==> flow/design.v <==
module  fir(
	input clk,
	input rst_n,			
	input enable,
	input [2:0] tap,		 
	input [15:0] data_in,		
	output [17:0] data_out,		
	output complete
);
localparam
a0 = 16'd1,	 
a1 = 16'd2,
a2 = 16'd2,
a3 = 16'd3,
a4 = 16'd3,
a5 = 16'd3;
reg [15:0] data_reg_0;	 
reg [15:0] data_reg_1;
reg [15:0] data_reg_2;
reg [15:0] data_reg_3;
reg [15:0] data_reg_4;
reg [15:0] data_reg_5;
reg [15:0] multiplication_0;	 
reg [15:0] multiplication_1;
reg [15:0] multiplication_2;
reg [15:0] multiplication_3;
reg [15:0] multiplication_4;
reg [15:0] multiplication_5;
reg [16:0] sum_1;	 
reg [16:0] sum_2;
reg [16:0] sum_3;
reg [17:0] result;  
reg mul_stage, add_stage1, add_stage2, output_stage;	 
always @ (posedge clk or negedge rst_n)
    begin
        if(!rst_n)
        	begin
        		mul_stage <= 1'b0;
        		add_stage1 <= 1'b0;
        		add_stage2 <= 1'b0;
				output_stage <= 1'b0;
        	end
        else
        	begin
        			mul_stage <= enable;
        			add_stage1 <= mul_stage;
        			add_stage2 <= add_stage1;
        			output_stage <= add_stage2;
        	end
    end
always @ (posedge clk or negedge rst_n)
    begin
        if(!rst_n)
        	begin
        		data_reg_0 <= 0;
        		data_reg_1 <= 0;
        		data_reg_2 <= 0;
        		data_reg_3 <= 0;
			data_reg_4 <= 0;
        		data_reg_5 <= 0;
        	end
        else
        	begin
				case (tap)
					3'd2:
					begin
						if (enable) 
							begin
								data_reg_0 <= data_in;
								data_reg_1 <= data_reg_0;
							end
						else 
							begin
								data_reg_0 <= data_reg_0;
								data_reg_1 <= data_reg_1;
							end
					end
					3'd3:
					begin
						if (enable) 
							begin
								data_reg_0 <= data_in;
								data_reg_1 <= data_reg_0;
								data_reg_2 <= data_reg_1;
							end
						else 
							begin
								data_reg_0 <= data_reg_0;
								data_reg_1 <= data_reg_1;
								data_reg_2 <= data_reg_2;
							end
					end
					3'd4:
					begin
						if (enable) 
							begin
								data_reg_0 <= data_in;
								data_reg_1 <= data_reg_0;
								data_reg_2 <= data_reg_1;
								data_reg_3 <= data_reg_2;
							end
						else 
							begin
								data_reg_0 <= data_reg_0;
								data_reg_1 <= data_reg_1;
								data_reg_2 <= data_reg_2;
								data_reg_3 <= data_reg_3;
							end
					end
					3'd5:
					begin
						if (enable) 
							begin
								data_reg_0 <= data_in;
								data_reg_1 <= data_reg_0;
								data_reg_2 <= data_reg_1;
								data_reg_3 <= data_reg_2;
								data_reg_4 <= data_reg_3;
							end
						else 
							begin
								data_reg_0 <= data_reg_0;
								data_reg_1 <= data_reg_1;
								data_reg_2 <= data_reg_2;
								data_reg_3 <= data_reg_3;
								data_reg_4 <= data_reg_4;
							end
					end
					3'd6:
					begin
						if (enable) 
							begin
								data_reg_0 <= data_in;
								data_reg_1 <= data_reg_0;
								data_reg_2 <= data_reg_1;
								data_reg_3 <= data_reg_2;
								data_reg_4 <= data_reg_3;
								data_reg_5 <= data_reg_4;
							end
						else 
							begin
								data_reg_0 <= data_reg_0;
								data_reg_1 <= data_reg_1;
								data_reg_2 <= data_reg_2;
								data_reg_3 <= data_reg_3;
								data_reg_4 <= data_reg_4;
								data_reg_5 <= data_reg_5;
							end
					end
				endcase
        	end
    end
always @ (posedge clk or negedge rst_n)
    begin
        if(!rst_n)
        	begin
        		multiplication_0 <= 0;
        		multiplication_1 <= 0;
        		multiplication_2 <= 0;
        		multiplication_3 <= 0;
			multiplication_4 <= 0;
        		multiplication_5 <= 0;
        	end
        else
        	begin
				case (tap)
					3'd2:
					begin
						if(mul_stage)
							begin
								multiplication_0 <= a0 * data_reg_0;
								multiplication_1 <= a1 * data_reg_1;
							end
						else 
							begin
								multiplication_0 <= multiplication_0;
								multiplication_1 <= multiplication_1;
							end
					end
					3'd3:
					begin
						if(mul_stage)
							begin
								multiplication_0 <= a0 * data_reg_0;
								multiplication_1 <= a1 * data_reg_1;
								multiplication_2 <= a2 * data_reg_2;
							end
						else 
							begin
								multiplication_0 <= multiplication_0;
								multiplication_1 <= multiplication_1;
								multiplication_2 <= multiplication_2;
							end
					end
					3'd4:
					begin
						if(mul_stage)
							begin
								multiplication_0 <= a0 * data_reg_0;
								multiplication_1 <= a1 * data_reg_1;
								multiplication_2 <= a2 * data_reg_2;
								multiplication_3 <= a3 * data_reg_3;
							end
						else 
							begin
								multiplication_0 <= multiplication_0;
								multiplication_1 <= multiplication_1;
								multiplication_2 <= multiplication_2;
								multiplication_3 <= multiplication_3;
							end
					end
					3'd5:
					begin
						if(mul_stage)
							begin
								multiplication_0 <= a0 * data_reg_0;
								multiplication_1 <= a1 * data_reg_1;
								multiplication_2 <= a2 * data_reg_2;
								multiplication_3 <= a3 * data_reg_3;
								multiplication_4 <= a4 * data_reg_4;
							end
						else 
							begin
								multiplication_0 <= multiplication_0;
								multiplication_1 <= multiplication_1;
								multiplication_2 <= multiplication_2;
								multiplication_3 <= multiplication_3;
								multiplication_4 <= multiplication_4;
							end
					end
					3'd6:
					begin
						if(mul_stage)
							begin
								multiplication_0 <= a0 * data_reg_0;
								multiplication_1 <= a1 * data_reg_1;
								multiplication_2 <= a2 * data_reg_2;
								multiplication_3 <= a3 * data_reg_3;
								multiplication_4 <= a4 * data_reg_4;
								multiplication_5 <= a5 * data_reg_5;
							end
						else 
							begin
								multiplication_0 <= multiplication_0;
								multiplication_1 <= multiplication_1;
								multiplication_2 <= multiplication_2;
								multiplication_3 <= multiplication_3;
								multiplication_4 <= multiplication_4;
								multiplication_5 <= multiplication_5;
							end
					end
				endcase
        	end
    end
always @ (posedge clk or negedge rst_n)
    begin
        if(!rst_n)
        	begin
        		sum_1 <= 0;
        		sum_2 <= 0;
			sum_3 <= 0;
        	end
        else
        	begin
				case (tap)
					3'd2:
					begin
						if (add_stage1) 
							begin
								sum_1 <= multiplication_0 + multiplication_1;
								sum_2 <= 0;
							end
						else 
							begin
								sum_1 <= sum_1;
								sum_2 <= sum_2;
							end
					end
					3'd3:
					begin
						if (add_stage1) 
							begin
								sum_1 <= multiplication_0 + multiplication_1;
								sum_2 <= multiplication_2; 
							end
						else 
							begin
								sum_1 <= sum_1;
								sum_2 <= sum_2;
							end
					end
					3'd4:
					begin
						if (add_stage1) 
							begin
								sum_1 <= multiplication_0 + multiplication_1;
								sum_2 <= multiplication_2 + multiplication_3; 
							end
						else 
							begin
								sum_1 <= sum_1;
								sum_2 <= sum_2;
							end
					end
					3'd5:
					begin
						if (add_stage1) 
							begin
								sum_1 <= multiplication_0 + multiplication_1;
								sum_2 <= multiplication_2 + multiplication_3; 
								sum_3 <= multiplication_4;
							end
						else 
							begin
								sum_1 <= sum_1;
								sum_2 <= sum_2;
								sum_3 <= sum_3;
							end
					end
					3'd6:
					begin
						if (add_stage1) 
							begin
								sum_1 <= multiplication_0 + multiplication_1;
								sum_2 <= multiplication_2 + multiplication_3; 
								sum_3 <= multiplication_4 + multiplication_5; 
							end
						else 
							begin
								sum_1 <= sum_1;
								sum_2 <= sum_2;
								sum_3 <= sum_3;
							end
					end
				endcase
        	end
    end
always @ (posedge clk or negedge rst_n)
      begin
          if(!rst_n)
          	begin
          		result <= 0;
          	end
          else
          	begin
				case (tap)
					3'd2:
					begin
						if (add_stage2) 
							begin
								result <= sum_2 + sum_1;
							end
						else 
							begin
								result <= result;
							end
					end
					3'd3:
					begin
						if (add_stage2) 
							begin
								result <= sum_2 + sum_1;
							end
						else 
							begin
								result <= result;
							end
					end
					3'd4:
					begin
						if (add_stage2) 
							begin
								result <= sum_2 + sum_1;
							end
						else 
							begin
								result <= result;
							end
					end
					3'd5:
					begin
						if (add_stage2) 
							begin
								result <= sum_2 + sum_1 + sum_3;
							end
						else 
							begin
								result <= result;
							end
					end
					3'd6:
					begin
						if (add_stage2) 
							begin
								result <= sum_2 + sum_1 + sum_3;
							end
						else 
							begin
								result <= result;
							end
					end
				endcase
          	end
      end
assign data_out = result;	 
assign complete = output_stage;
endmodule
Lab notebook: fir

## Tool chain data of fir

Tool output for the design above before and after an edit, in the order of the flow.
"unedited" refers to lines of the RTL above, "edited" to lines of the edited file.
"change": "edited" minus "unedited" as printed here. "rel. change": 100 x difference / "unedited".
Cell names lack the library's common part.
Not given: n/a

| inputs | value |
|---|---|
| top | fir |
| clock | clk |
| cell library | sky130hd |
| corner | tt_025C_1v80 |

## The edit

Unified diff, file above to edited file.
The edit is scripted: it alters the design's behaviour and was not made to optimise anything.

```diff
@@ -38,5 +38,4 @@
         		mul_stage <= 1'b0;
         		add_stage1 <= 1'b0;
-        		add_stage2 <= 1'b0;
 				output_stage <= 1'b0;
         	end
@@ -45,8 +44,8 @@
         			mul_stage <= enable;
         			add_stage1 <= mul_stage;
-        			add_stage2 <= add_stage1;
         			output_stage <= add_stage2;
         	end
     end
+always @(*) add_stage2 = add_stage1;
 always @ (posedge clk or negedge rst_n)
     begin
```

## Word level

Counts by Yosys on the flattened word-level netlist (proc, flatten, opt, wreduce; memories kept). Register bits leave out memories and registers merged into their read ports (data or address). Print and check cells are left out.

Word-level totals:

| element | unedited | edited | change | rel. change (%) |
|---|---|---|---|---|
| bits in registers | 265 | 264 | -1 | -0.38 |
| latch bits | 0 | 0 | 0 | n/a |
| bits in writable memories | 0 | 0 | 0 | n/a |
| ROM bits | 0 | 0 | 0 | n/a |
| clocked read ports x word width | 0 | 0 | 0 | n/a |
| memories kept | 0 | 0 | 0 | n/a |
| bits of input ports | 22 | 22 | 0 | 0.00 |
| output and inout bits | 19 | 19 | 0 | 0.00 |
| elaborated cells | 104 | 103 | -1 | -0.96 |

Operators by class:

| element | unedited | edited | change | rel. change (%) |
|---|---|---|---|---|
| add/subtract/negate cells | 5 | 5 | 0 | 0.00 |
| multiply operators | 3 | 3 | 0 | 0.00 |
| div/mod/pow operators | 0 | 0 | 0 | n/a |
| order comparisons | 0 | 0 | 0 | n/a |
| equal/unequal tests | 21 | 21 | 0 | 0.00 |
| shifts and indexed selects | 0 | 0 | 0 | n/a |
| muxes and demuxes | 32 | 32 | 0 | 0.00 |
| bitwise logic cells | 0 | 0 | 0 | n/a |
| reductions and logical operators | 23 | 23 | 0 | 0.00 |

Operator list:

| operator | unedited | edited | change | rel. change (%) |
|---|---|---|---|---|
| 16-bit two-way mux | 20 | 20 | 0 | 0.00 |
| 2-bit by 1-bit != test with 1-bit output (second input constant) | 12 | 12 | 0 | 0.00 |
| 2-bit AND reduction | 11 | 11 | 0 | 0.00 |
| 17-bit two-way mux | 7 | 7 | 0 | 0.00 |
| 2-bit != test (second input constant) | 4 | 4 | 0 | 0.00 |
| 16-bit by 16-bit adder with 17-bit output | 3 | 3 | 0 | 0.00 |
| 3-bit equality test (second input constant) | 3 | 3 | 0 | 0.00 |
| 2-bit by 16-bit multiplier with 16-bit output (first input constant) | 3 | 3 | 0 | 0.00 |
| 3-bit by 2-bit equality test with 1-bit output (second input constant) | 2 | 2 | 0 | 0.00 |
| 18-bit two-way mux | 2 | 2 | 0 | 0.00 |
| 3-bit AND reduction | 2 | 2 | 0 | 0.00 |
| 3-bit OR reduction | 2 | 2 | 0 | 0.00 |
| 17-bit by 17-bit adder with 18-bit output | 1 | 1 | 0 | 0.00 |
| 18-bit by 17-bit adder with 18-bit output | 1 | 1 | 0 | 0.00 |
| 17-bit parallel mux with 2-bit select | 1 | 1 | 0 | 0.00 |
| 17-bit parallel mux with 3-bit select | 1 | 1 | 0 | 0.00 |
| 18-bit parallel mux with 2-bit select | 1 | 1 | 0 | 0.00 |
| 4-bit AND reduction | 1 | 1 | 0 | 0.00 |
| 2-bit nonzero test | 1 | 1 | 0 | 0.00 |
| 3-bit nonzero test | 1 | 1 | 0 | 0.00 |
| 4-bit nonzero test | 1 | 1 | 0 | 0.00 |
| 5-bit nonzero test | 1 | 1 | 0 | 0.00 |
| 2-bit OR reduction | 1 | 1 | 0 | 0.00 |
| 4-bit OR reduction | 1 | 1 | 0 | 0.00 |
| 5-bit OR reduction | 1 | 1 | 0 | 0.00 |

## Longest topological paths

Yosys ltp: most cells in a row. Word level: on the elaborated netlist, between registers, memories and ports. Mapped: between sequential cells and ports; inverters and the memories' decode and read muxes count.

Logic depth:

| element | unedited | edited | change | rel. change (%) |
|---|---|---|---|---|
| depth in word-level cells | 4 | 4 | 0 | 0.00 |
| ABC_AREA | 0 | 0 | n/a | n/a |
| gate-level depth with buffers | 19 | 19 | 0 | 0.00 |
| depth with buffers taken out | 19 | 19 | 0 | 0.00 |

## Mapped cells and area

The flow's flattened synthesis, as Yosys stat reports it; memories are mapped. The netlist is that of the ABC_AREA named above (0 if unset); the other value can give another one.

Mapped netlist:

| element | unedited | edited | change | rel. change (%) |
|---|---|---|---|---|
| mapped cells | 1406 | 1461 | +55 | +3.91 |
| chip area (Yosys) (um2) | 14951.8 | 15150.8 | +199.0 | +1.33 |
| sequential area (um2) | 6581.3 | 6556.3 | -25.0 | -0.38 |
| flip-flops | 263 | 262 | -1 | -0.38 |
| buffer cells | 45 | 49 | +4 | +8.89 |

Cell types:

| cell type | unedited | edited | change | rel. change (%) |
|---|---|---|---|---|
| mux2_1 | 0 | 99 | +99 | n/a |
| mux2_2 | 149 | 54 | -95 | -63.76 |
| o21ai_0 | 119 | 35 | -84 | -70.59 |
| o21ai_1 | 27 | 73 | +46 | +170.37 |
| nor2_1 | 65 | 83 | +18 | +27.69 |
| nor3_1 | 23 | 36 | +13 | +56.52 |
| nand2_1 | 145 | 157 | +12 | +8.28 |
| a21o_1 | 31 | 19 | -12 | -38.71 |
| a211oi_1 | 8 | 20 | +12 | +150.00 |
| xor2_1 | 54 | 43 | -11 | -20.37 |
| nand3_1 | 12 | 23 | +11 | +91.67 |
| a22o_1 | 0 | 11 | +11 | n/a |
| nand2b_1 | 15 | 6 | -9 | -60.00 |
| and3_1 | 4 | 13 | +9 | +225.00 |
| a21oi_1 | 79 | 87 | +8 | +10.13 |
| or3_1 | 4 | 12 | +8 | +200.00 |
| o21bai_1 | 14 | 7 | -7 | -50.00 |
| a22oi_1 | 10 | 4 | -6 | -60.00 |

The list need not be complete.

## Worst setup path after synthesis

Path of least setup slack by OpenSTA after synthesis, without wires, with an ideal clock, recovery checks aside; 20% of the period is set as input and as output delay. Where synthesis merged equal registers, the netlist keeps one of their names.

Path after synthesis:

| element | unedited | edited | change | rel. change (%) |
|---|---|---|---|---|
| kind | register to register | register to register | n/a | n/a |
| start | register sum_1[0] | register sum_1[0] | n/a | n/a |
| end | register result[15] | register result[17] | n/a | n/a |
| period (ns) | 4.0 | 4.0 | 0.0 | 0.00 |
| setup time (ns) | 0.132 | 0.132 | 0.000 | n/a |
| time at the first pin (ns) | 0.000 | 0.000 | 0.000 | n/a |
| data arrival time (ns) | 3.447 | 3.499 | +0.052 | +1.51 |
| required time (ns) | 3.868 | 3.868 | 0.000 | 0.00 |
| path slack (ns) | 0.421 | 0.369 | -0.052 | n/a |
| path delay (ns) | 3.579 | 3.631 | +0.052 | +1.45 |
| driving pins on the path | 18 | 20 | +2 | +11.11 |
| path buffers | 0 | 0 | 0 | n/a |
| period reached after synthesis (ns) | 3.579 | 3.631 | +0.052 | +1.45 |

"path delay" = arrival - input delay + setup time.
"driving pins on the path" counts driving pins, that of a launching flip-flop among them; a cell with two outputs on the path counts twice.
"period reached after synthesis" is the clock period less the worst setup slack; recovery checks do not enter. This is arithmetic on one report: input and output delays are still those of the set period (20% each).
Between the ends stands the longest chain of elaborated cells between them, by number of cells; it is not shown to be the way that was timed. Of several equally long chains one is given.
A line is the first line of the expression or statement that the cell stems from. Yosys adds cells for indexed reads and writes and turns some case tables into memories.
A register here has more assigning lines than the two given.

| between the ends, after synthesis, unedited | value |
|---|---|
| cells stage by stage | dfrtp_1 ha_1 inv_1 fa_1 nor2b_2 o31a_2 o21ai_1 a2111oi_0 nor2_1 ha_1 and3_1 a21oi_1 o21ai_1 o41ai_1 o21bai_1 xor2_1 mux2i_1 o21ai_1 |
| cells in the longest elaborated chain | 4 |
| elaborated cells on any way between the ends | 5 |
| classes of those cells | 2 x add/sub; 3 x mux |

Ends and longest elaborated chain, after synthesis, unedited:

| element | RTL line | text |
|---|---|---|
| start, declared | 29 | `reg [16:0] sum_1;` |
| start, assigned | 270 | `sum_1 <= multiplication_0 + multiplication_1;` |
| start, assigned | 275 | `sum_1 <= sum_1;` |
| 17-bit by 17-bit adder with 18-bit output | 384 | `result <= sum_2 + sum_1 + sum_3;` |
| 18-bit by 17-bit adder with 18-bit output | 384 |  |
| 18-bit two-way mux | 382 | `if (add_stage2)` |
| 18-bit parallel mux with 2-bit select | 346 | `case (tap)` |
| end, assigned | 351 | `result <= sum_2 + sum_1;` |
| end, assigned | 355 | `result <= result;` |
| end, declared | 32 | `reg [17:0] result;` |

| between the ends, after synthesis, edited | value |
|---|---|
| cells stage by stage | dfrtp_1 ha_1 inv_1 fa_1 nor2b_1 o31a_1 o21a_1 a21oi_1 o21bai_1 a21oi_1 xnor2_1 ha_1 a21oi_1 o21ai_0 and3_1 a221oi_1 a21oi_1 a41oi_1 xor2_1 o21ai_1 |
| cells in the longest elaborated chain | 4 |
| elaborated cells on any way between the ends | 5 |
| classes of those cells | 2 x add/sub; 3 x mux |

Ends and longest elaborated chain, after synthesis, edited:

| element | RTL line | text |
|---|---|---|
| start, declared | 29 | `reg [16:0] sum_1;` |
| start, assigned | 269 | `sum_1 <= multiplication_0 + multiplication_1;` |
| start, assigned | 274 | `sum_1 <= sum_1;` |
| 17-bit by 17-bit adder with 18-bit output | 383 | `result <= sum_2 + sum_1 + sum_3;` |
| 18-bit by 17-bit adder with 18-bit output | 383 |  |
| 18-bit two-way mux | 381 | `if (add_stage2)` |
| 18-bit parallel mux with 2-bit select | 345 | `case (tap)` |
| end, assigned | 350 | `result <= sum_2 + sum_1;` |
| end, assigned | 354 | `result <= result;` |
| end, declared | 32 | `reg [17:0] result;` |

## Path in the finished layout

From the final timing report of the runs of pair 1: the path of least setup slack in the routed layout; clock arrival at registers is part of the times.

Path post-layout:

| element | unedited | edited | change | rel. change (%) |
|---|---|---|---|---|
| kind | register to register | register to register | n/a | n/a |
| start | register sum_2[0] | register sum_1[0] | n/a | n/a |
| end | register result[14] | register result[16] | n/a | n/a |
| period (ns) | 3.89 | 3.89 | 0.00 | 0.00 |
| setup time (ns) | 0.12 | 0.09 | -0.03 | n/a |
| time at the first pin (ns) | 0.54 | 0.55 | +0.01 | +1.85 |
| data arrival time (ns) | 4.18 | 4.18 | 0.00 | 0.00 |
| required time (ns) | 4.33 | 4.35 | +0.02 | +0.46 |
| path slack (ns) | 0.15 | 0.17 | +0.02 | n/a |
| driving pins on the path | 19 | 20 | +1 | +5.26 |
| path buffers | 0 | 0 | 0 | n/a |

Between the ends stands the longest chain of elaborated cells between them, by number of cells; it is not shown to be the way that was timed. Of several equally long chains one is given.
A register here has more assigning lines than the two given.

| between the ends, post-layout, unedited | value |
|---|---|
| cells stage by stage | dfrtp_1 ha_4 inv_2 fa_2 nor2b_2 o31a_2 o21ai_4 nor2b_4 xnor2_2 ha_2 or3_4 a311oi_4 o31ai_4 o41ai_4 o21bai_1 xnor2_1 nor2_1 a21oi_1 o21ai_1 |
| cells in the longest elaborated chain | 4 |
| elaborated cells on any way between the ends | 5 |
| classes of those cells | 2 x add/sub; 3 x mux |

Ends and longest elaborated chain, post-layout, unedited:

| element | RTL line | text |
|---|---|---|
| start, declared | 30 | `reg [16:0] sum_2;` |
| start, assigned | 276 | `sum_2 <= sum_2;` |
| start, assigned | 284 | `sum_2 <= multiplication_2;` |
| 17-bit by 17-bit adder with 18-bit output | 384 | `result <= sum_2 + sum_1 + sum_3;` |
| 18-bit by 17-bit adder with 18-bit output | 384 |  |
| 18-bit two-way mux | 382 | `if (add_stage2)` |
| 18-bit parallel mux with 2-bit select | 346 | `case (tap)` |
| end, assigned | 351 | `result <= sum_2 + sum_1;` |
| end, assigned | 355 | `result <= result;` |
| end, declared | 32 | `reg [17:0] result;` |

| between the ends, post-layout, edited | value |
|---|---|
| cells stage by stage | dfrtp_1 ha_4 inv_1 fa_2 nor2b_2 o31a_1 o21a_1 a21oi_2 o21bai_1 a21oi_2 xnor2_1 ha_1 and4_1 and2_1 a32oi_2 a21oi_2 nand3_1 nand2_1 xnor2_1 a211oi_1 |
| cells in the longest elaborated chain | 4 |
| elaborated cells on any way between the ends | 5 |
| classes of those cells | 2 x add/sub; 3 x mux |

Ends and longest elaborated chain, post-layout, edited:

| element | RTL line | text |
|---|---|---|
| start, declared | 29 | `reg [16:0] sum_1;` |
| start, assigned | 269 | `sum_1 <= multiplication_0 + multiplication_1;` |
| start, assigned | 274 | `sum_1 <= sum_1;` |
| 17-bit by 17-bit adder with 18-bit output | 383 | `result <= sum_2 + sum_1 + sum_3;` |
| 18-bit by 17-bit adder with 18-bit output | 383 |  |
| 18-bit two-way mux | 381 | `if (add_stage2)` |
| 18-bit parallel mux with 2-bit select | 345 | `case (tap)` |
| end, assigned | 350 | `result <= sum_2 + sum_1;` |
| end, assigned | 354 | `result <= result;` |
| end, declared | 32 | `reg [17:0] result;` |

## Flow runs

Runs of the flow (Yosys, OpenROAD) on both versions; the two runs of a pair have the same settings. The constraints put input and output delay at 20% of the set period each and load the outputs with 0.01 pF.

| flow settings, pair 1 | value |
|---|---|
| period_ns | 3.89 |
| CAP_MARGIN | 20 |
| CORE_MARGIN | 2 |
| CORE_UTILIZATION | 40 |
| SLEW_MARGIN | 20 |

Results, pair 1:

| element | unedited | edited | change | rel. change (%) |
|---|---|---|---|---|
| chip area in the Yosys report (um2) | 14951.8 | 15150.8 | +199.0 | +1.33 |
| area inside the die boundary (um2) | 38943.1 | 39449.9 | +506.8 | +1.30 |
| utilization of the finished layout | 0.466 | 0.46 | -0.006 | n/a |
| worst setup slack after layout (ns) | 0.152 | 0.172 | +0.020 | n/a |
| total negative slack on setup checks (ns) | 0.000 | 0.000 | 0.000 | n/a |
| total power of the final layout (mW) | 17.178 | 17.081 | -0.097 | -0.56 |

| flow settings, pair 2 | value |
|---|---|
| ABC_AREA | 0 |
| CELL_PAD_IN_SITES_DETAIL_PLACEMENT | 1 |
| CORE_UTILIZATION | 44 |
| GPL_ROUTABILITY_DRIVEN | 0 |
| GPL_TIMING_DRIVEN | 0 |
| MAX_ROUTING_LAYER | met4 |
| PLACE_DENSITY_LB_ADDON | 0.3 |
| SLEW_MARGIN | 0 |
| period_ns | 4.55 |
| CAP_MARGIN | 20 |
| CORE_MARGIN | 2 |

Results, pair 2:

| element | unedited | edited | change | rel. change (%) |
|---|---|---|---|---|
| chip area in the Yosys report (um2) | 14951.8 | 15150.8 | +199.0 | +1.33 |
| area inside the die boundary (um2) | 35472.0 | 35933.0 | +461.0 | +1.30 |
| utilization of the finished layout | 0.506 | 0.51 | +0.004 | n/a |
| worst setup slack after layout (ns) | 0.333 | 0.351 | +0.018 | n/a |
| total negative slack on setup checks (ns) | 0.000 | 0.000 | 0.000 | n/a |
| total power of the final layout (mW) | 15.230 | 15.366 | +0.136 | +0.89 |

"total power of the final layout": no workload was simulated; the value follows from the tool's default switching activity.
